==> flow/design.v <==
module fullAdder(sum,cout,a,b,cin);
output sum,cout;
input a,b,cin;
wire m,n,o;
xor(m,a,b);
and(n,a,b);
xor(sum,m,cin);
and(o,m,cin);
or(cout,o,n);
endmodule 
module mux2to1(out, sel, in1 ,in2);
output out;
input sel,in1,in2;
wire a,b,c;
not(a,sel);
nand(b,in1,a);
nand(c,sel,in2);
nand(out,b,c);
endmodule
module carryLookAheadAdder4bit(sum, cout, a, b, c0);
output [3:0] sum;
output cout;
input [3:0] a,b;
input c0;
wire p0,p1,p2,p3,p0not,p1not,p2not,p3not;
wire g0,g1,g2,g3,g0not,g1not,g2not,g3not;
wire c1,c2,c3,c0not;
not(c0not,c0);
nand(g0not,a[0],b[0]);
not(g0,g0not);
xnor(p0not,a[0],b[0]);
not(p0,p0not);
nand(g1not,a[1],b[1]);
not(g1,g1not);
xnor(p1not,a[1],b[1]);
not(p1,p1not);
nand(g2not,a[2],b[2]);
not(g2,g2not);
xnor(p2not,a[2],b[2]);
not(p2,p2not);
nand(g3not,a[3],b[3]);
not(g3,g3not);
xnor(p3not,a[3],b[3]);
not(p3,p3not);
cy1 carry1(.c1(c1),.p0(p0),.c0(c0),.g0not(g0not));
cy2 carry2(.c2(c2),.p0(p0),.p1(p1),.c0not(c0not),.g0(g0),.g1not(g1not));
cy3 carry3(.c3(c3),.p1(p1),.p2(p2),.p0not(p0not),.c0(c0),.g0not(g0not),.g1(g1),.g2not(g2not));
cy4 carry4(.c4(cout),.p2(p2),.p3(p3),.p1(p1),.p0(p0),.c0not(c0not),.g0(g0),.g1(g1),.g2(g2),.g3(g3));
xor(sum[0],p0,c0);
xor(sum[1],p1,c1);
xor(sum[2],p2,c2);
xor(sum[3],p3,c3);
endmodule 
module cy1(c1,p0,c0,g0not);
output c1;
input p0,c0,g0not;
wire a;
nand(a,p0,c0);
nand(c1,a,g0not);
endmodule
module cy2(c2,p0,p1,c0not,g0,g1not);
output c2;
input p0,p1,c0not,g0,g1not;
wire a,b,c,d;
nand(a,p0,p1);
nor(c,a,c0not);
nand(b,p1,g0);
nand(d,b,g1not);
or(c2,c,d);
endmodule
module cy3(c3,p1,p2,p0not,c0,g0not,g1,g2not);
output c3;
input p1,p2,p0not,c0,g0not,g1,g2not;
wire a,b,c,e,f,g,h;
nand(a,p1,p2);
or(g,a,g0not);
nand(b,p2,g1);
nor(c,a,p0not);
nand(e,b,g2not);
nand(f,c,c0);
nand(h,f,g);
or(c3,h,e);
endmodule 
module cy4(c4,p2,p3,p1,p0,c0not,g0,g1,g2,g3);
output c4;
input p2,p3,p1,p0,c0not,g0,g1,g2,g3;
wire a,b,c,d,e,f,g,h,i,j,k,l,m;
and(a,p3,g2);
and(b,p3,p2);
nand(c,p3,p2);
nand(d,p1,g0);
nand(e,p3,p2);
nand(f,p1,p0);
nor(g,g3,a);
nand(h,b,g1);
or(i,c,d);
or(j,e,f);
and(k,h,i);
or(l,j,c0not);
and(m,k,l);
nand(c4,g,m);
endmodule 
module carrySlelectAdder4bit (sum, cout, a, b, cin);
output [3:0] sum;
output cout;
input [3:0] a,b;
input cin;
wire [3:0] sum_0, sum_1;
wire cout_0, cout_1;
carryLookAheadAdder4bit cla0(sum_0[3:0], cout_0, a, b, 1'b0);
carryLookAheadAdder4bit cla1(sum_1[3:0], cout_1, a, b, 1'b1);
mux2to1 m0(sum[0], cin, sum_0[0], sum_1[0]);
mux2to1 m1(sum[1], cin, sum_0[1], sum_1[1]);
mux2to1 m2(sum[2], cin, sum_0[2], sum_1[2]);
mux2to1 m3(sum[3], cin, sum_0[3], sum_1[3]);
mux2to1 m4(cout, cin, cout_0, cout_1);
endmodule
module carrySelectAdder28bit(sum, in1, in2);
output [27:0] sum;
input wire [26:0] in1; 
input wire [27:0] in2;
wire [27:0] in1_padded;
assign in1_padded[26:0] = in1;
assign in1_padded[27] = in1[26];
wire c0,c1,c2,c3,c4,c5,c6,cout;
carrySlelectAdder4bit cla0(sum[3:0], c0, in1_padded[3:0], in2[3:0], 1'b0);
carrySlelectAdder4bit cla1(sum[7:4], c1, in1_padded[7:4], in2[7:4], c0);
carrySlelectAdder4bit cla2(sum[11:8], c2, in1_padded[11:8], in2[11:8], c1);
carrySlelectAdder4bit cla3(sum[15:12], c3, in1_padded[15:12], in2[15:12], c2);
carrySlelectAdder4bit cla4(sum[19:16], c4, in1_padded[19:16], in2[19:16], c3);
carrySlelectAdder4bit cla5(sum[23:20], c5, in1_padded[23:20], in2[23:20], c4);
carrySlelectAdder4bit cla6(sum[27:24], c6, in1_padded[27:24], in2[27:24], c5);
endmodule
module carrySelectAdder32bit(sum, in1, in2);
output [31:0] sum;
input [31:0] in1, in2;
wire c0,c1,c2,c3,c4,c5,c6,cout;
carrySlelectAdder4bit cla0(sum[3:0], c0, in1[3:0], in2[3:0], 1'b0);
carrySlelectAdder4bit cla1(sum[7:4], c1, in1[7:4], in2[7:4], c0);
carrySlelectAdder4bit cla2(sum[11:8], c2, in1[11:8], in2[11:8], c1);
carrySlelectAdder4bit cla3(sum[15:12], c3, in1[15:12], in2[15:12], c2);
carrySlelectAdder4bit cla4(sum[19:16], c4, in1[19:16], in2[19:16], c3);
carrySlelectAdder4bit cla5(sum[23:20], c5, in1[23:20], in2[23:20], c4);
carrySlelectAdder4bit cla6(sum[27:24], c6, in1[27:24], in2[27:24], c5);
carrySlelectAdder4bit cla7(sum[31:28], cout, in1[31:28], in2[31:28], c6);
endmodule
module carrySelectAdder40bit(sum, in1, in2);
output [39:0] sum;
input [39:0] in1, in2;
wire c0,c1,c2,c3,c4,c5,c6,c7,c8,cout;
carrySlelectAdder4bit cla0(sum[3:0], c0, in1[3:0], in2[3:0], 1'b0);
carrySlelectAdder4bit cla1(sum[7:4], c1, in1[7:4], in2[7:4], c0);
carrySlelectAdder4bit cla2(sum[11:8], c2, in1[11:8], in2[11:8], c1);
carrySlelectAdder4bit cla3(sum[15:12], c3, in1[15:12], in2[15:12], c2);
carrySlelectAdder4bit cla4(sum[19:16], c4, in1[19:16], in2[19:16], c3);
carrySlelectAdder4bit cla5(sum[23:20], c5, in1[23:20], in2[23:20], c4);
carrySlelectAdder4bit cla6(sum[27:24], c6, in1[27:24], in2[27:24], c5);
carrySlelectAdder4bit cla7(sum[31:28], c7, in1[31:28], in2[31:28], c6);
carrySlelectAdder4bit cla8(sum[35:32], c8, in1[35:32], in2[35:32], c7);
carrySlelectAdder4bit cla9(sum[39:36], cout, in1[39:36], in2[39:36], c8);
endmodule
module carrySaveAdder32bit(sum,carry,in1,in2,in3);
output [31:0] sum, carry;
input [31:0] in1, in2, in3;
wire garbage;
assign carry[0] = 1'b0;
fullAdder f0(.sum(sum[0]),.cout(carry[1]),.a(in1[0]),.b(in2[0]),.cin(in3[0]));
fullAdder f1(.sum(sum[1]),.cout(carry[2]),.a(in1[1]),.b(in2[1]),.cin(in3[1]));
fullAdder f2(.sum(sum[2]),.cout(carry[3]),.a(in1[2]),.b(in2[2]),.cin(in3[2]));
fullAdder f3(.sum(sum[3]),.cout(carry[4]),.a(in1[3]),.b(in2[3]),.cin(in3[3]));
fullAdder f4(.sum(sum[4]),.cout(carry[5]),.a(in1[4]),.b(in2[4]),.cin(in3[4]));
fullAdder f5(.sum(sum[5]),.cout(carry[6]),.a(in1[5]),.b(in2[5]),.cin(in3[5]));
fullAdder f6(.sum(sum[6]),.cout(carry[7]),.a(in1[6]),.b(in2[6]),.cin(in3[6]));
fullAdder f7(.sum(sum[7]),.cout(carry[8]),.a(in1[7]),.b(in2[7]),.cin(in3[7]));
fullAdder f8(.sum(sum[8]),.cout(carry[9]),.a(in1[8]),.b(in2[8]),.cin(in3[8]));
fullAdder f9(.sum(sum[9]),.cout(carry[10]),.a(in1[9]),.b(in2[9]),.cin(in3[9]));
fullAdder f10(.sum(sum[10]),.cout(carry[11]),.a(in1[10]),.b(in2[10]),.cin(in3[10]));
fullAdder f11(.sum(sum[11]),.cout(carry[12]),.a(in1[11]),.b(in2[11]),.cin(in3[11]));
fullAdder f12(.sum(sum[12]),.cout(carry[13]),.a(in1[12]),.b(in2[12]),.cin(in3[12]));
fullAdder f13(.sum(sum[13]),.cout(carry[14]),.a(in1[13]),.b(in2[13]),.cin(in3[13]));
fullAdder f14(.sum(sum[14]),.cout(carry[15]),.a(in1[14]),.b(in2[14]),.cin(in3[14]));
fullAdder f15(.sum(sum[15]),.cout(carry[16]),.a(in1[15]),.b(in2[15]),.cin(in3[15]));
fullAdder f16(.sum(sum[16]),.cout(carry[17]),.a(in1[16]),.b(in2[16]),.cin(in3[16]));
fullAdder f17(.sum(sum[17]),.cout(carry[18]),.a(in1[17]),.b(in2[17]),.cin(in3[17]));
fullAdder f18(.sum(sum[18]),.cout(carry[19]),.a(in1[18]),.b(in2[18]),.cin(in3[18]));
fullAdder f19(.sum(sum[19]),.cout(carry[20]),.a(in1[19]),.b(in2[19]),.cin(in3[19]));
fullAdder f20(.sum(sum[20]),.cout(carry[21]),.a(in1[20]),.b(in2[20]),.cin(in3[20]));
fullAdder f21(.sum(sum[21]),.cout(carry[22]),.a(in1[21]),.b(in2[21]),.cin(in3[21]));
fullAdder f22(.sum(sum[22]),.cout(carry[23]),.a(in1[22]),.b(in2[22]),.cin(in3[22]));
fullAdder f23(.sum(sum[23]),.cout(carry[24]),.a(in1[23]),.b(in2[23]),.cin(in3[23]));
fullAdder f24(.sum(sum[24]),.cout(carry[25]),.a(in1[24]),.b(in2[24]),.cin(in3[24]));
fullAdder f25(.sum(sum[25]),.cout(carry[26]),.a(in1[25]),.b(in2[25]),.cin(in3[25]));
fullAdder f26(.sum(sum[26]),.cout(carry[27]),.a(in1[26]),.b(in2[26]),.cin(in3[26]));
fullAdder f27(.sum(sum[27]),.cout(carry[28]),.a(in1[27]),.b(in2[27]),.cin(in3[27]));
fullAdder f28(.sum(sum[28]),.cout(carry[29]),.a(in1[28]),.b(in2[28]),.cin(in3[28]));
fullAdder f29(.sum(sum[29]),.cout(carry[30]),.a(in1[29]),.b(in2[29]),.cin(in3[29]));
fullAdder f30(.sum(sum[30]),.cout(carry[31]),.a(in1[30]),.b(in2[30]),.cin(in3[30]));
fullAdder f31(.sum(sum[31]),.cout(garbage),.a(in1[31]),.b(in2[31]),.cin(in3[31]));
endmodule 
module boothEncoderDecoder(PPIJ, BIP1, BI, BIM1, AJ, AJM1);
output PPIJ;
input BIP1, BI, BIM1, AJ, AJM1;
wire a,b,c,d,e,f,g,h,i;
xor(a,BI,BIM1);
xor(b,BIP1,BI);
xor(c,BIP1,AJM1);
xor(d,BI,BIM1);
xor(e,BIP1,AJ);
nand(f,b,c);
nand(g,d,e);
nor(h,a,f);
not(i,h);
nand(PPIJ,i,g);
endmodule  
module partialProductGenerator(PP, neg, MD, MRIP1, MRI, MRIM1);
output [17:0] PP;
output neg;
input [15:0] MD;
input MRIP1, MRI, MRIM1;
boothEncoderDecoder PP0(PP[0], MRIP1, MRI, MRIM1, MD[0], 1'b0);
boothEncoderDecoder PP1(PP[1], MRIP1, MRI, MRIM1, MD[1], MD[0]);
boothEncoderDecoder PP2(PP[2], MRIP1, MRI, MRIM1, MD[2], MD[1]);
boothEncoderDecoder PP3(PP[3], MRIP1, MRI, MRIM1, MD[3], MD[2]);
boothEncoderDecoder PP4(PP[4], MRIP1, MRI, MRIM1, MD[4], MD[3]);
boothEncoderDecoder PP5(PP[5], MRIP1, MRI, MRIM1, MD[5], MD[4]);
boothEncoderDecoder PP6(PP[6], MRIP1, MRI, MRIM1, MD[6], MD[5]);
boothEncoderDecoder PP7(PP[7], MRIP1, MRI, MRIM1, MD[7], MD[6]);
boothEncoderDecoder PP8(PP[8], MRIP1, MRI, MRIM1, MD[8], MD[7]);
boothEncoderDecoder PP9(PP[9], MRIP1, MRI, MRIM1, MD[9], MD[8]);
boothEncoderDecoder PP10(PP[10], MRIP1, MRI, MRIM1, MD[10], MD[9]);
boothEncoderDecoder PP11(PP[11], MRIP1, MRI, MRIM1, MD[11], MD[10]);
boothEncoderDecoder PP12(PP[12], MRIP1, MRI, MRIM1, MD[12], MD[11]);
boothEncoderDecoder PP13(PP[13], MRIP1, MRI, MRIM1, MD[13], MD[12]);
boothEncoderDecoder PP14(PP[14], MRIP1, MRI, MRIM1, MD[14], MD[13]);
boothEncoderDecoder PP15(PP[15], MRIP1, MRI, MRIM1, MD[15], MD[14]);
boothEncoderDecoder PP16(PP[16], MRIP1, MRI, MRIM1, MD[15], MD[15]);
boothEncoderDecoder PP17(PP[17], MRIP1, MRI, MRIM1, MD[15], MD[15]);
getNegBit n0(neg,MD[15],PP[17],MRIP1, MRI, MRIM1);
endmodule
module getNegBit(neg,MD_MSB, PP_MSB,MRIP1, MRI, MRIM1);
output neg;
input MRIP1, MRI, MRIM1, MD_MSB, PP_MSB;
wire all_1, all_0, a,b,c,d,e,f;
nand(a,MRIP1,MRI);
not(b,MRIM1);
nor(all_1,a,b);
nor(c,MRIP1,MRI);
not(d,MRIM1);
and(all_0,c,d);
nor(e,all_0,all_1);
xor(f,PP_MSB,MD_MSB);
and(neg,e,f);
endmodule
module generatePartialProducts(PP0,PP1,PP2,PP3,PP4,PP5,PP6,PP7,PP8,neg,MD,MR);
output [17:0] PP0,PP1,PP2,PP3,PP4,PP5,PP6,PP7,PP8;
output [7:0] neg;
input [15:0] MD, MR;
wire not_used;
partialProductGenerator P0(PP0, neg[0], MD, MR[1], MR[0], 1'b0);
partialProductGenerator P1(PP1, neg[1], MD, MR[3], MR[2], MR[1]);
partialProductGenerator P2(PP2, neg[2], MD, MR[5], MR[4], MR[3]);
partialProductGenerator P3(PP3, neg[3], MD, MR[7], MR[6], MR[5]);
partialProductGenerator P4(PP4, neg[4], MD, MR[9], MR[8], MR[7]);
partialProductGenerator P5(PP5, neg[5], MD, MR[11], MR[10], MR[9]);
partialProductGenerator P6(PP6, neg[6], MD, MR[13], MR[12], MR[11]);
partialProductGenerator P7(PP7, neg[7], MD, MR[15], MR[14], MR[13]);
partialProductGenerator P8(PP8, not_used, MD, MR[15] ,MR[15], MR[15]);
endmodule
module mac_16bit(out_rounded,md,mr,clk,rst);
output reg [26:0] out_rounded;
input [15:0] md,mr;               
input clk,rst;
reg [15:0] MD,MR;
reg [39:0] acc;
wire [39:0] mult_out;
wire [17:0] PP0,PP1,PP2,PP3,PP4,PP5,PP6,PP7,PP8;
reg [31:0] PP0_reg,PP1_reg,PP2_reg,PP3_reg,PP4_reg,PP5_reg,PP6_reg,PP7_reg,PP8_reg;
wire [31:0] PP0_FULL,PP1_FULL,PP2_FULL,PP3_FULL,PP4_FULL,PP5_FULL,PP6_FULL,PP7_FULL,PP8_FULL;
wire [7:0] neg;
wire [31:0] sum0,carry0,sum1,carry1,sum2,carry2,sum3,carry3,sum4,carry4,sum5,carry5,sum6,carry6;
wire [39:0] new_acc;
reg [2:0] setup_count;
reg setup_completed;
reg [8:0] count;
generatePartialProducts PP(.PP0(PP0),.PP1(PP1),.PP2(PP2),.PP3(PP3),.PP4(PP4),.PP5(PP5),.PP6(PP6),.PP7(PP7),.PP8(PP8),.neg(neg),.MD(MD),.MR(MR));
genvar i;
assign PP0_FULL[16:0] = PP0;
for(i=31; i>16; i=i-1) begin
  assign PP0_FULL[i] = PP0_FULL[16];
end
assign PP1_FULL[18:2] = PP1;
for(i=31; i>18; i=i-1) begin
  assign PP1_FULL[i] = PP1_FULL[18];
end
assign PP1_FULL[1] = 1'b0;
assign PP1_FULL[0] = neg[0];
assign PP2_FULL[20:4] = PP2;
for(i=31; i>20; i=i-1) begin
  assign PP2_FULL[i] = PP2_FULL[20];
end
assign PP2_FULL[3] = 1'b0;
assign PP2_FULL[2] = neg[1];
for(i=0; i<2; i=i+1) begin
  assign PP2_FULL[i] = 1'b0;
end
assign PP3_FULL[22:6] = PP3;
for(i=31; i>22; i=i-1) begin
  assign PP3_FULL[i] = PP3_FULL[22];
end
assign PP3_FULL[5] = 1'b0;
assign PP3_FULL[4] = neg[2];
for(i=0; i<4; i=i+1) begin
  assign PP3_FULL[i] = 1'b0;
end
assign PP4_FULL[24:8] = PP4;
for(i=31; i>24; i=i-1) begin
  assign PP4_FULL[i] = PP4_FULL[24];
end
assign PP4_FULL[7] = 1'b0;
assign PP4_FULL[6] = neg[3];
for(i=0; i<6; i=i+1) begin
  assign PP4_FULL[i] = 1'b0;
end
assign PP5_FULL[26:10] = PP5;
for(i=31; i>26; i=i-1) begin
  assign PP5_FULL[i] = PP5_FULL[26];
end
assign PP5_FULL[9] = 1'b0;
assign PP5_FULL[8] = neg[4];
for(i=0; i<8; i=i+1) begin
  assign PP5_FULL[i] = 1'b0;
end
assign PP6_FULL[28:12] = PP6;
for(i=31; i>28; i=i-1) begin
  assign PP6_FULL[i] = PP6_FULL[28];
end
assign PP6_FULL[11] = 1'b0;
assign PP6_FULL[10] = neg[5];
for(i=0; i<10; i=i+1) begin
  assign PP6_FULL[i] = 1'b0;
end
assign PP7_FULL[30:14] = PP7;
assign PP7_FULL[31] = PP7_FULL[30];
assign PP7_FULL[13] = 1'b0;
assign PP7_FULL[12] = neg[6];
for(i=0; i<12; i=i+1) begin
  assign PP7_FULL[i] = 1'b0;
end
assign PP8_FULL[31:16] = PP8[15:0];
assign PP8_FULL[15] = 1'b0;
assign PP8_FULL[14] = neg[7];
for(i=0; i<14; i=i+1) begin
  assign PP8_FULL[i] = 1'b0;
end
carrySaveAdder32bit csa0(.sum(sum0),.carry(carry0),.in1(PP0_reg),.in2(PP1_reg),.in3(PP2_reg));
carrySaveAdder32bit csa1(.sum(sum1),.carry(carry1),.in1(PP3_reg),.in2(PP4_reg),.in3(PP5_reg));
carrySaveAdder32bit csa2(.sum(sum2),.carry(carry2),.in1(PP6_reg),.in2(PP7_reg),.in3(PP8_reg));
carrySaveAdder32bit csa3(.sum(sum3),.carry(carry3),.in1(sum0),.in2(carry0),.in3(sum1));
carrySaveAdder32bit csa4(.sum(sum4),.carry(carry4),.in1(carry1),.in2(sum2),.in3(carry2));
carrySaveAdder32bit csa5(.sum(sum5),.carry(carry5),.in1(sum3),.in2(carry3),.in3(sum4));
carrySaveAdder32bit csa6(.sum(sum6),.carry(carry6),.in1(sum5),.in2(carry5),.in3(carry4));
carrySelectAdder32bit cla0(.sum(mult_out[31:0]), .in1(sum6), .in2(carry6));
for(i=32; i<40; i=i+1) begin
  assign mult_out[i] = mult_out[31];
end
carrySelectAdder40bit cla1(.sum(new_acc), .in1(mult_out), .in2(acc));
wire a,b,c,d,e,f,g,h,j,k,l,m,OR;
wire up_down_select;
nor(a,acc[1],acc[0]);
nor(b,acc[3],acc[2]);
nor(c,acc[5],acc[4]);
nor(d,acc[7],acc[6]);
nor(e,acc[9],acc[8]);
nor(f,acc[11],acc[10]);
and(g,a,b);
and(h,c,d);
and(m,e,f);
and(j,h,m);
nand(OR,g,j);
nand(k,acc[12],acc[13]);
nand(l,acc[12],OR);
nand(up_down_select,k,l);
wire [27:0] out_up;
wire [26:0] out_rounded_wire;
carrySelectAdder28bit add0(out_up, acc[39:13], 28'b0000000000000000000000000001);
mux2to1 m0(out_rounded_wire[0], up_down_select, acc[13], out_up[0]);
mux2to1 m1(out_rounded_wire[1], up_down_select, acc[14], out_up[1]);
mux2to1 m2(out_rounded_wire[2], up_down_select, acc[15], out_up[2]);
mux2to1 m3(out_rounded_wire[3], up_down_select, acc[16], out_up[3]);
mux2to1 m4(out_rounded_wire[4], up_down_select, acc[17], out_up[4]);
mux2to1 m5(out_rounded_wire[5], up_down_select, acc[18], out_up[5]);
mux2to1 m6(out_rounded_wire[6], up_down_select, acc[19], out_up[6]);
mux2to1 m7(out_rounded_wire[7], up_down_select, acc[20], out_up[7]);
mux2to1 m8(out_rounded_wire[8], up_down_select, acc[21], out_up[8]);
mux2to1 m9(out_rounded_wire[9], up_down_select, acc[22], out_up[9]);
mux2to1 m10(out_rounded_wire[10], up_down_select, acc[23], out_up[10]);
mux2to1 m11(out_rounded_wire[11], up_down_select, acc[24], out_up[11]);
mux2to1 m12(out_rounded_wire[12], up_down_select, acc[25], out_up[12]);
mux2to1 m13(out_rounded_wire[13], up_down_select, acc[26], out_up[13]);
mux2to1 m14(out_rounded_wire[14], up_down_select, acc[27], out_up[14]);
mux2to1 m15(out_rounded_wire[15], up_down_select, acc[28], out_up[15]);
mux2to1 m16(out_rounded_wire[16], up_down_select, acc[29], out_up[16]);
mux2to1 m17(out_rounded_wire[17], up_down_select, acc[30], out_up[17]);
mux2to1 m18(out_rounded_wire[18], up_down_select, acc[31], out_up[18]);
mux2to1 m19(out_rounded_wire[19], up_down_select, acc[32], out_up[19]);
mux2to1 m20(out_rounded_wire[20], up_down_select, acc[33], out_up[20]);
mux2to1 m21(out_rounded_wire[21], up_down_select, acc[34], out_up[21]);
mux2to1 m22(out_rounded_wire[22], up_down_select, acc[35], out_up[22]);
mux2to1 m23(out_rounded_wire[23], up_down_select, acc[36], out_up[23]);
mux2to1 m24(out_rounded_wire[24], up_down_select, acc[37], out_up[24]);
mux2to1 m25(out_rounded_wire[25], up_down_select, acc[38], out_up[25]);
mux2to1 m26(out_rounded_wire[26], up_down_select, acc[39], out_up[26]);
always @ (posedge clk)
begin
if(setup_count == 3 && !setup_completed && rst)
begin
setup_completed <= 1;
MD <= md;
MR <= mr;
PP0_reg <= PP0_FULL;
PP1_reg <= PP1_FULL;
PP2_reg <= PP2_FULL;
PP3_reg <= PP3_FULL;
PP4_reg <= PP4_FULL;
PP5_reg <= PP5_FULL;
PP6_reg <= PP6_FULL;
PP7_reg <= PP7_FULL;
PP8_reg <= PP8_FULL;
acc <= new_acc;
out_rounded <= out_rounded_wire;
count <= 1;
end
else if(!setup_completed && rst)
begin
MD <= md;
MR <= mr;
PP0_reg <= PP0_FULL;
PP1_reg <= PP1_FULL;
PP2_reg <= PP2_FULL;
PP3_reg <= PP3_FULL;
PP4_reg <= PP4_FULL;
PP5_reg <= PP5_FULL;
PP6_reg <= PP6_FULL;
PP7_reg <= PP7_FULL;
PP8_reg <= PP8_FULL;
acc <= new_acc;
out_rounded <= out_rounded_wire;
setup_count <= setup_count + 1;
end
if(count != 0 && rst)
begin
MD <= md;
MR <= mr;
PP0_reg <= PP0_FULL;
PP1_reg <= PP1_FULL;
PP2_reg <= PP2_FULL;
PP3_reg <= PP3_FULL;
PP4_reg <= PP4_FULL;
PP5_reg <= PP5_FULL;
PP6_reg <= PP6_FULL;
PP7_reg <= PP7_FULL;
PP8_reg <= PP8_FULL;
acc <= new_acc;
count <= count + 1;
out_rounded <= out_rounded_wire;
end
if(!rst)
begin
acc <= 0;
MD <= 0;
MR <= 0;
out_rounded <= 0;
setup_count <= 0;
setup_completed <= 0;
count <= 0;
PP0_reg <= 0;
PP1_reg <= 0;
PP2_reg <= 0;
PP3_reg <= 0;
PP4_reg <= 0;
PP5_reg <= 0;
PP6_reg <= 0;
PP7_reg <= 0;
PP8_reg <= 0;
end
if(count == 256)
begin
acc <= 0;
out_rounded <= 0;
setup_count <= 1;
setup_completed <= 0;
count <= 0;
PP0_reg <= 0;
PP1_reg <= 0;
PP2_reg <= 0;
PP3_reg <= 0;
PP4_reg <= 0;
PP5_reg <= 0;
PP6_reg <= 0;
PP7_reg <= 0;
PP8_reg <= 0;
end
end
endmodule
Step by step through the tools: mac_16bit --
Each step is given for the RTL above and for the edited RTL. Lines under "unedited" count in the file above, lines under "edited" in the edited file. "change" is "edited" less "unedited", of the values as shown. Operators: Yosys type, input widths -> output width; for muxes data width and select width s. Library cell names are shortened. A cell with n/a has no value.
Set-up: top mac_16bit, clock port clk, standard-cell library sky130hd, timing corner tt_025C_1v80

Diff --
The edit as a unified diff against the file above. The edit is scripted: it alters the design's behaviour and was not made to optimise anything.
begin of diff
@@ -267,8 +267,10 @@
 partialProductGenerator P8(PP8, not_used, MD, MR[15] ,MR[15], MR[15]);
 endmodule
-module mac_16bit(out_rounded,md,mr,clk,rst);
+module mac_16bit(out_rounded,md,mr_i,clk,rst);
 output reg [26:0] out_rounded;
-input [15:0] md,mr;               
+input [15:0] md,mr_i;               
 input clk,rst;
+reg [15:0] mr;
+always @(posedge clk) mr <= mr_i;
 reg [15:0] MD,MR;
 reg [39:0] acc;
end of diff

After elaboration --
Source: Yosys, flattened and elaborated, memories not mapped. Widths are those after wreduce. Registers that Yosys merges into a memory's read port (data or address) are not register bits. Print and check cells do not count. Equal cells are merged and count once.
Storage and ports:
- cells after elaboration | unedited 3779, edited 3780, change +1
- output and inout bits | unedited 27, edited 27, change 0
- input bits | unedited 34, edited 34, change 0
- flip-flop bits (word level) | unedited 336, edited 352, change +16
Cells by class:
- reduce/logical cells | unedited 11, edited 11, change 0
- muxes and demuxes | unedited 44, edited 44, change 0
- bitwise gates (word level) | unedited 3701, edited 3701, change 0
- $add $sub $neg | unedited 2, edited 2, change 0
- equal/unequal tests | unedited 4, edited 4, change 0
Operators with widths:
- $and 1x1->1 | unedited 1441, edited 1441, change 0
- $not 1->1 | unedited 1136, edited 1136, change 0
- $xor 1x1->1 | unedited 675, edited 675, change 0
- $or 1x1->1 | unedited 449, edited 449, change 0
- $mux 32 | unedited 27, edited 27, change 0
- $mux 16 | unedited 6, edited 6, change 0
- $logic_and 1x1->1 | unedited 4, edited 4, change 0
- $mux 1 | unedited 3, edited 3, change 0
- $mux 27 | unedited 3, edited 3, change 0
- $mux 40 | unedited 3, edited 3, change 0
- $mux 9 | unedited 2, edited 2, change 0
- $reduce_and 2->1 | unedited 2, edited 2, change 0
- $add 3x1->3 const B | unedited 1, edited 1, change 0
- $add 9x1->9 const B | unedited 1, edited 1, change 0
- $eq 3x2->1 const B | unedited 1, edited 1, change 0
- $eq 9x9->1 const B | unedited 1, edited 1, change 0
- $logic_not 1->1 | unedited 1, edited 1, change 0
- $ne 2x1->1 const B | unedited 1, edited 1, change 0
- $ne 2x2->1 const B | unedited 1, edited 1, change 0
- $reduce_bool 2->1 | unedited 1, edited 1, change 0
- $reduce_bool 3->1 | unedited 1, edited 1, change 0
- $reduce_bool 9->1 | unedited 1, edited 1, change 0
- $reduce_or 2->1 | unedited 1, edited 1, change 0

Depth --
Longest topological path by Yosys (ltp), each cell counted once; first at word level (registers and memories cut), then after technology mapping (sequential cells cut; the memories' decode and read muxes count).
Depth:
- word-level depth | unedited 66, edited 66, change 0
- ABC_AREA | unedited 0, edited 0
- depth in mapped cells | unedited 30, edited 29, change -1
- depth with buffers taken out | unedited 30, edited 29, change -1

Netlist --
Source: synth_stat.txt of the flow (Yosys; design flattened, memories mapped). It holds for the ABC_AREA given above (unset counts as 0); a run with the other value may have another netlist.
Cells by type:
- nand2_1 | unedited 291, edited 246, change -45
- a21oi_1 | unedited 248, edited 208, change -40
- a21boi_0 | unedited 5, edited 34, change +29
- a211oi_1 | unedited 58, edited 36, change -22
- o21ai_0 | unedited 32, edited 54, change +22
- a221oi_1 | unedited 0, edited 20, change +20
- dfxtp_1 | unedited 256, edited 272, change +16
- nor3_1 | unedited 15, edited 29, change +14
- clkbuf_1 | unedited 195, edited 183, change -12
- xor2_1 | unedited 44, edited 56, change +12
- nand3_1 | unedited 124, edited 113, change -11
- xnor2_1 | unedited 74, edited 82, change +8
- a221o_1 | unedited 105, edited 98, change -7
- o221ai_1 | unedited 105, edited 98, change -7
- and3_1 | unedited 14, edited 7, change -7
- nand4_1 | unedited 14, edited 7, change -7
- buf_1 | unedited 13, edited 6, change -7
- a2bb2oi_1 | unedited 8, edited 1, change -7
The list need not be complete.
Mapped netlist:
- cells in the netlist | unedited 2446, edited 2401, change -45
- mapped area (um^2) | unedited 20368.3, edited 20509.7, change +141.4
- flip-flops | unedited 256, edited 272, change +16
- sequential area (um^2) | unedited 5124.9, edited 5445.2, change +320.3
By module: a second synthesis without flattening, with its own total; a netlist apart from the flattened one above.
Unflattened totals:
- cells (unflattened synthesis) | unedited 4156, edited 4421, change +265
- area total of the unflattened synthesis (um^2) | unedited 37237.0, edited 39233.9, change +1996.9
Each row is one instance without its submodules.
By module, unedited:
- mac_16bit | cells 1307, instances 1, seq. area 5445.2 um^2, area 11467.2 um^2
- boothEncoderDecoder | cells 5, instances 162, seq. area 0.0 um^2, area 43.8 um^2
- carryLookAheadAdder4bit | cells 16, instances 50, seq. area 0.0 um^2, area 141.4 um^2
- fullAdder | cells 1, instances 224, seq. area 0.0 um^2, area 20.0 um^2
- mux2to1 | cells 1, instances 152, seq. area 0.0 um^2, area 15.0 um^2
- cy4 | cells 6, instances 50, seq. area 0.0 um^2, area 30.0 um^2
- cy3 | cells 5, instances 50, seq. area 0.0 um^2, area 25.0 um^2
- cy2 | cells 3, instances 50, seq. area 0.0 um^2, area 20.0 um^2
- cy1 | cells 1, instances 50, seq. area 0.0 um^2, area 10.0 um^2
- getNegBit | cells 4, instances 9, seq. area 0.0 um^2, area 30.0 um^2
- carrySlelectAdder4bit | cells 2, instances 25, seq. area 0.0 um^2, area 7.5 um^2
- carrySaveAdder32bit | cells 2, instances 7, seq. area 0.0 um^2, area 11.3 um^2
- (no name shown) | cells 1, instances 9, seq. area 0.0 um^2, area 3.8 um^2
- carrySelectAdder28bit | cells 1, instances 1, seq. area 0.0 um^2, area 3.8 um^2
unedited: Further modules, not shown: 3.
By module, edited:
- mac_16bit | cells 1572, instances 1, seq. area 5765.5 um^2, area 13464.2 um^2
- boothEncoderDecoder | cells 5, instances 162, seq. area 0.0 um^2, area 43.8 um^2
- carryLookAheadAdder4bit | cells 16, instances 50, seq. area 0.0 um^2, area 141.4 um^2
- fullAdder | cells 1, instances 224, seq. area 0.0 um^2, area 20.0 um^2
- mux2to1 | cells 1, instances 152, seq. area 0.0 um^2, area 15.0 um^2
- cy4 | cells 6, instances 50, seq. area 0.0 um^2, area 30.0 um^2
- cy3 | cells 5, instances 50, seq. area 0.0 um^2, area 25.0 um^2
- cy2 | cells 3, instances 50, seq. area 0.0 um^2, area 20.0 um^2
- cy1 | cells 1, instances 50, seq. area 0.0 um^2, area 10.0 um^2
- getNegBit | cells 4, instances 9, seq. area 0.0 um^2, area 30.0 um^2
- carrySlelectAdder4bit | cells 2, instances 25, seq. area 0.0 um^2, area 7.5 um^2
- carrySaveAdder32bit | cells 2, instances 7, seq. area 0.0 um^2, area 11.3 um^2
- (no name shown) | cells 1, instances 9, seq. area 0.0 um^2, area 3.8 um^2
- carrySelectAdder28bit | cells 1, instances 1, seq. area 0.0 um^2, area 3.8 um^2
edited: Further modules, not shown: 3.

Timing after synthesis --
Path of least setup slack by OpenSTA after synthesis, without wires, with an ideal clock, recovery checks aside; 20% of the period is set as input and as output delay. Where synthesis merged equal registers, the netlist keeps one of their names.
Path post-synthesis:
- path type | unedited register to register, edited register to register
- start point | unedited register PP2_reg[13], edited register PP0_reg[30]
- end point | unedited register acc[37], edited register acc[39]
- stages on the path | unedited 28, edited 26, change -2
- clock period (ns) | unedited 6.9, edited 6.9, change 0.0
- arrival (ns) | unedited 6.607, edited 6.600, change -0.007
- setup time (ns) | unedited 0.086, edited 0.070, change -0.016
- slack (ns) | unedited 0.208, edited 0.229, change +0.021
- delay of the path (ns) | unedited 6.693, edited 6.670, change -0.023
- required time (ns) | unedited 6.814, edited 6.830, change +0.016
- synthesis period reached (ns) | unedited 6.692, edited 6.671, change -0.021
"delay of the path" = arrival - input delay + setup time. "stages on the path" counts driving pins, that of a launching flip-flop among them; a cell with two outputs on the path counts twice. "synthesis period reached" = period - worst setup slack (recovery checks aside). The figure is calculated, with input and output delays left at 20% of the set period. Between the ends stands the longest chain of elaborated cells between them, by number of cells; it is not shown to be the way that was timed. Of several equally long chains one is given. Each line given opens the expression or statement behind the cell; cells for indexed reads and writes are added by Yosys, which also makes memories of some case tables. A register here has more assigning lines than the two given.
On the way, post-synthesis, unedited: cell sequence dfxtp_1 > fa_1 > inv_1 > fa_1 > fa_1 > fa_1 > inv_1 > ha_1 > ha_1 > nor3_1 > o21bai_1 > nor3_2 > o31a_1 > o21ai_0 > a21o_1 > mux2i_1 > ha_1 > ha_1 > o21a_1 > o21a_1 > a2111oi_0 > o21ai_0 > o21ba_2 > o21ai_0 > a21oi_1 > mux2i_1 > nor2_1 > a211oi_1, cells in the longest elaborated chain 60, elaborated cells between the ends (all ways) 494
Ends and longest elaborated chain, post-synthesis, unedited:
- from (decl) | RTL line 277 | reg [31:0] PP0_reg,PP1_reg,PP2_reg,PP3_reg,PP4_reg,PP5_reg,PP6_reg,PP7_reg,PP8_reg;
- from (assign) | RTL line 422 | PP2_reg <= PP2_FULL;
- from (assign) | RTL line 439 | PP2_reg <= PP2_FULL;
- $and 1x1->1 | RTL line 8 | and(o,m,cin);
- $or 1x1->1 | RTL line 9 | or(cout,o,n);
- $xor 1x1->1 | RTL line 5 | xor(m,a,b);
- $and 1x1->1 | RTL line 8
- $or 1x1->1 | RTL line 9
- $xor 1x1->1 | RTL line 5
- $xor 1x1->1 | RTL line 7 | xor(sum,m,cin);
- (+46 left out)
- $and 1x1->1 | RTL line 17 | nand(c,sel,in2);
- $not 1->1 | RTL line 17
- $and 1x1->1 | RTL line 18 | nand(out,b,c);
- $not 1->1 | RTL line 18
- $mux 40 | RTL line 433 | else if(!setup_completed && rst)
- $mux 40 | RTL line 415 | if(setup_count == 3 && !setup_completed && rst)
- $mux 40 | RTL line 450 | if(count != 0 && rst)
- to (assign) | RTL line 446 | acc <= new_acc;
- to (assign) | RTL line 463 | acc <= new_acc;
- to (decl) | RTL line 274 | reg [39:0] acc;
On the way, post-synthesis, edited: cell sequence dfxtp_1 > inv_1 > fa_1 > fa_1 > fa_1 > inv_1 > fa_1 > ha_1 > ha_1 > nor3_1 > o21ai_0 > nor2_1 > a21oi_1 > o211ai_2 > a211oi_1 > a211oi_2 > inv_1 > ha_1 > ha_1 > nor4_1 > nor2_1 > a311oi_1 > o21a_1 > xnor2_1 > or3_1 > a21oi_1, cells in the longest elaborated chain 43, elaborated cells between the ends (all ways) 151
Ends and longest elaborated chain, post-synthesis, edited:
- from (decl) | RTL line 279 | reg [31:0] PP0_reg,PP1_reg,PP2_reg,PP3_reg,PP4_reg,PP5_reg,PP6_reg,PP7_reg,PP8_reg;
- from (assign) | RTL line 422 | PP0_reg <= PP0_FULL;
- from (assign) | RTL line 439 | PP0_reg <= PP0_FULL;
- $xor 1x1->1 | RTL line 5 | xor(m,a,b);
- $xor 1x1->1 | RTL line 7 | xor(sum,m,cin);
- $xor 1x1->1 | RTL line 5
- $xor 1x1->1 | RTL line 7
- $xor 1x1->1 | RTL line 5
- $xor 1x1->1 | RTL line 7
- $xor 1x1->1 | RTL line 5
- (+29 left out)
- $and 1x1->1 | RTL line 17 | nand(c,sel,in2);
- $not 1->1 | RTL line 17
- $and 1x1->1 | RTL line 18 | nand(out,b,c);
- $not 1->1 | RTL line 18
- $mux 40 | RTL line 435 | else if(!setup_completed && rst)
- $mux 40 | RTL line 417 | if(setup_count == 3 && !setup_completed && rst)
- $mux 40 | RTL line 452 | if(count != 0 && rst)
- to (assign) | RTL line 448 | acc <= new_acc;
- to (assign) | RTL line 465 | acc <= new_acc;
- to (decl) | RTL line 276 | reg [39:0] acc;

Worst path after layout --
Path of least setup slack in the final report of the runs of pair A (OpenROAD, finished layout, wires in). Where an end is a register, its clock arrival counts in the times.
Path post-layout:
- path type | unedited register to register, edited register to register
- start point | unedited register PP2_reg[13], edited register PP0_reg[30]
- end point | unedited register acc[37], edited register acc[39]
- arrival (ns) | unedited 7.07, edited 7.11, change +0.04
- slack (ns) | unedited 0.27, edited 0.25, change -0.02
- required time (ns) | unedited 7.34, edited 7.36, change +0.02
- stages on the path | unedited 29, edited 29, change 0
- setup time (ns) | unedited 0.09, edited 0.08, change -0.01
- clock period (ns) | unedited 6.9, edited 6.9, change 0.0
Between the ends stands the longest chain of elaborated cells between them, by number of cells; it is not shown to be the way that was timed. Of several equally long chains one is given. A register here has more assigning lines than the two given.
On the way, post-layout, unedited: cell sequence dfxtp_2 > fa_1 > inv_1 > fa_1 > fa_1 > fa_1 > inv_2 > buf_6 > ha_4 > nand4_1 > nor4_2 > nor3_2 > o31a_1 > o21ai_1 > a21o_1 > mux2i_2 > ha_1 > ha_2 > o21a_1 > o21a_1 > a2111oi_4 > buf_4 > o21ai_0 > o21ba_4 > o21ai_1 > a21oi_2 > mux2i_1 > nor2_1 > a211oi_1, cells in the longest elaborated chain 60, elaborated cells between the ends (all ways) 494
Ends and longest elaborated chain, post-layout, unedited:
- from (decl) | RTL line 277 | reg [31:0] PP0_reg,PP1_reg,PP2_reg,PP3_reg,PP4_reg,PP5_reg,PP6_reg,PP7_reg,PP8_reg;
- from (assign) | RTL line 422 | PP2_reg <= PP2_FULL;
- from (assign) | RTL line 439 | PP2_reg <= PP2_FULL;
- $and 1x1->1 | RTL line 8 | and(o,m,cin);
- $or 1x1->1 | RTL line 9 | or(cout,o,n);
- $xor 1x1->1 | RTL line 5 | xor(m,a,b);
- $and 1x1->1 | RTL line 8
- $or 1x1->1 | RTL line 9
- $xor 1x1->1 | RTL line 5
- $xor 1x1->1 | RTL line 7 | xor(sum,m,cin);
- (+46 left out)
- $and 1x1->1 | RTL line 17 | nand(c,sel,in2);
- $not 1->1 | RTL line 17
- $and 1x1->1 | RTL line 18 | nand(out,b,c);
- $not 1->1 | RTL line 18
- $mux 40 | RTL line 433 | else if(!setup_completed && rst)
- $mux 40 | RTL line 415 | if(setup_count == 3 && !setup_completed && rst)
- $mux 40 | RTL line 450 | if(count != 0 && rst)
- to (assign) | RTL line 446 | acc <= new_acc;
- to (assign) | RTL line 463 | acc <= new_acc;
- to (decl) | RTL line 274 | reg [39:0] acc;
On the way, post-layout, edited: cell sequence dfxtp_4 > inv_2 > fa_2 > buf_4 > fa_1 > fa_1 > inv_1 > fa_1 > ha_2 > ha_1 > nor3_2 > o21ai_0 > nor2_1 > a21oi_2 > o21a_1 > and2_1 > o21ai_1 > nand2b_1 > a21oi_2 > xnor2_1 > ha_1 > nand3_2 > a211oi_2 > o2111ai_2 > a211o_1 > o21a_1 > xnor2_1 > or3_1 > a21oi_1, cells in the longest elaborated chain 43, elaborated cells between the ends (all ways) 151
Ends and longest elaborated chain, post-layout, edited:
- from (decl) | RTL line 279 | reg [31:0] PP0_reg,PP1_reg,PP2_reg,PP3_reg,PP4_reg,PP5_reg,PP6_reg,PP7_reg,PP8_reg;
- from (assign) | RTL line 422 | PP0_reg <= PP0_FULL;
- from (assign) | RTL line 439 | PP0_reg <= PP0_FULL;
- $xor 1x1->1 | RTL line 5 | xor(m,a,b);
- $xor 1x1->1 | RTL line 7 | xor(sum,m,cin);
- $xor 1x1->1 | RTL line 5
- $xor 1x1->1 | RTL line 7
- $xor 1x1->1 | RTL line 5
- $xor 1x1->1 | RTL line 7
- $xor 1x1->1 | RTL line 5
- (+29 left out)
- $and 1x1->1 | RTL line 17 | nand(c,sel,in2);
- $not 1->1 | RTL line 17
- $and 1x1->1 | RTL line 18 | nand(out,b,c);
- $not 1->1 | RTL line 18
- $mux 40 | RTL line 435 | else if(!setup_completed && rst)
- $mux 40 | RTL line 417 | if(setup_count == 3 && !setup_completed && rst)
- $mux 40 | RTL line 452 | if(count != 0 && rst)
- to (assign) | RTL line 448 | acc <= new_acc;
- to (assign) | RTL line 465 | acc <= new_acc;
- to (decl) | RTL line 276 | reg [39:0] acc;

Flow runs --
Both versions went through the flow (Yosys, OpenROAD) with the same settings in each pair. Constraints: input delay and output delay 20% of the set period each, output load 0.01 pF.
Flow settings, pair A: period_ns 6.9, CAP_MARGIN 20, CORE_MARGIN 2, CORE_UTILIZATION 40, SLEW_MARGIN 20
Measured results, pair A:
- chip area after synthesis (Yosys) (um^2) | unedited 20368.3, edited 20509.7, change +141.4
- total design power (µW) | unedited 6279, edited 8709, change +2430
- lowest setup slack (ns) | unedited 0.274, edited 0.250, change -0.024
- area of the die (um^2) | unedited 52741.4, edited 53102.6, change +361.2
- final design utilization | unedited 0.46, edited 0.461, change +0.001
- setup total negative slack (ns) | unedited 0.000, edited 0.000, change 0.000
By "total design power" is meant OpenSTA's value without simulated activity: inputs other than the clock are taken to toggle once in ten clock periods, and the tool carries that through the logic.
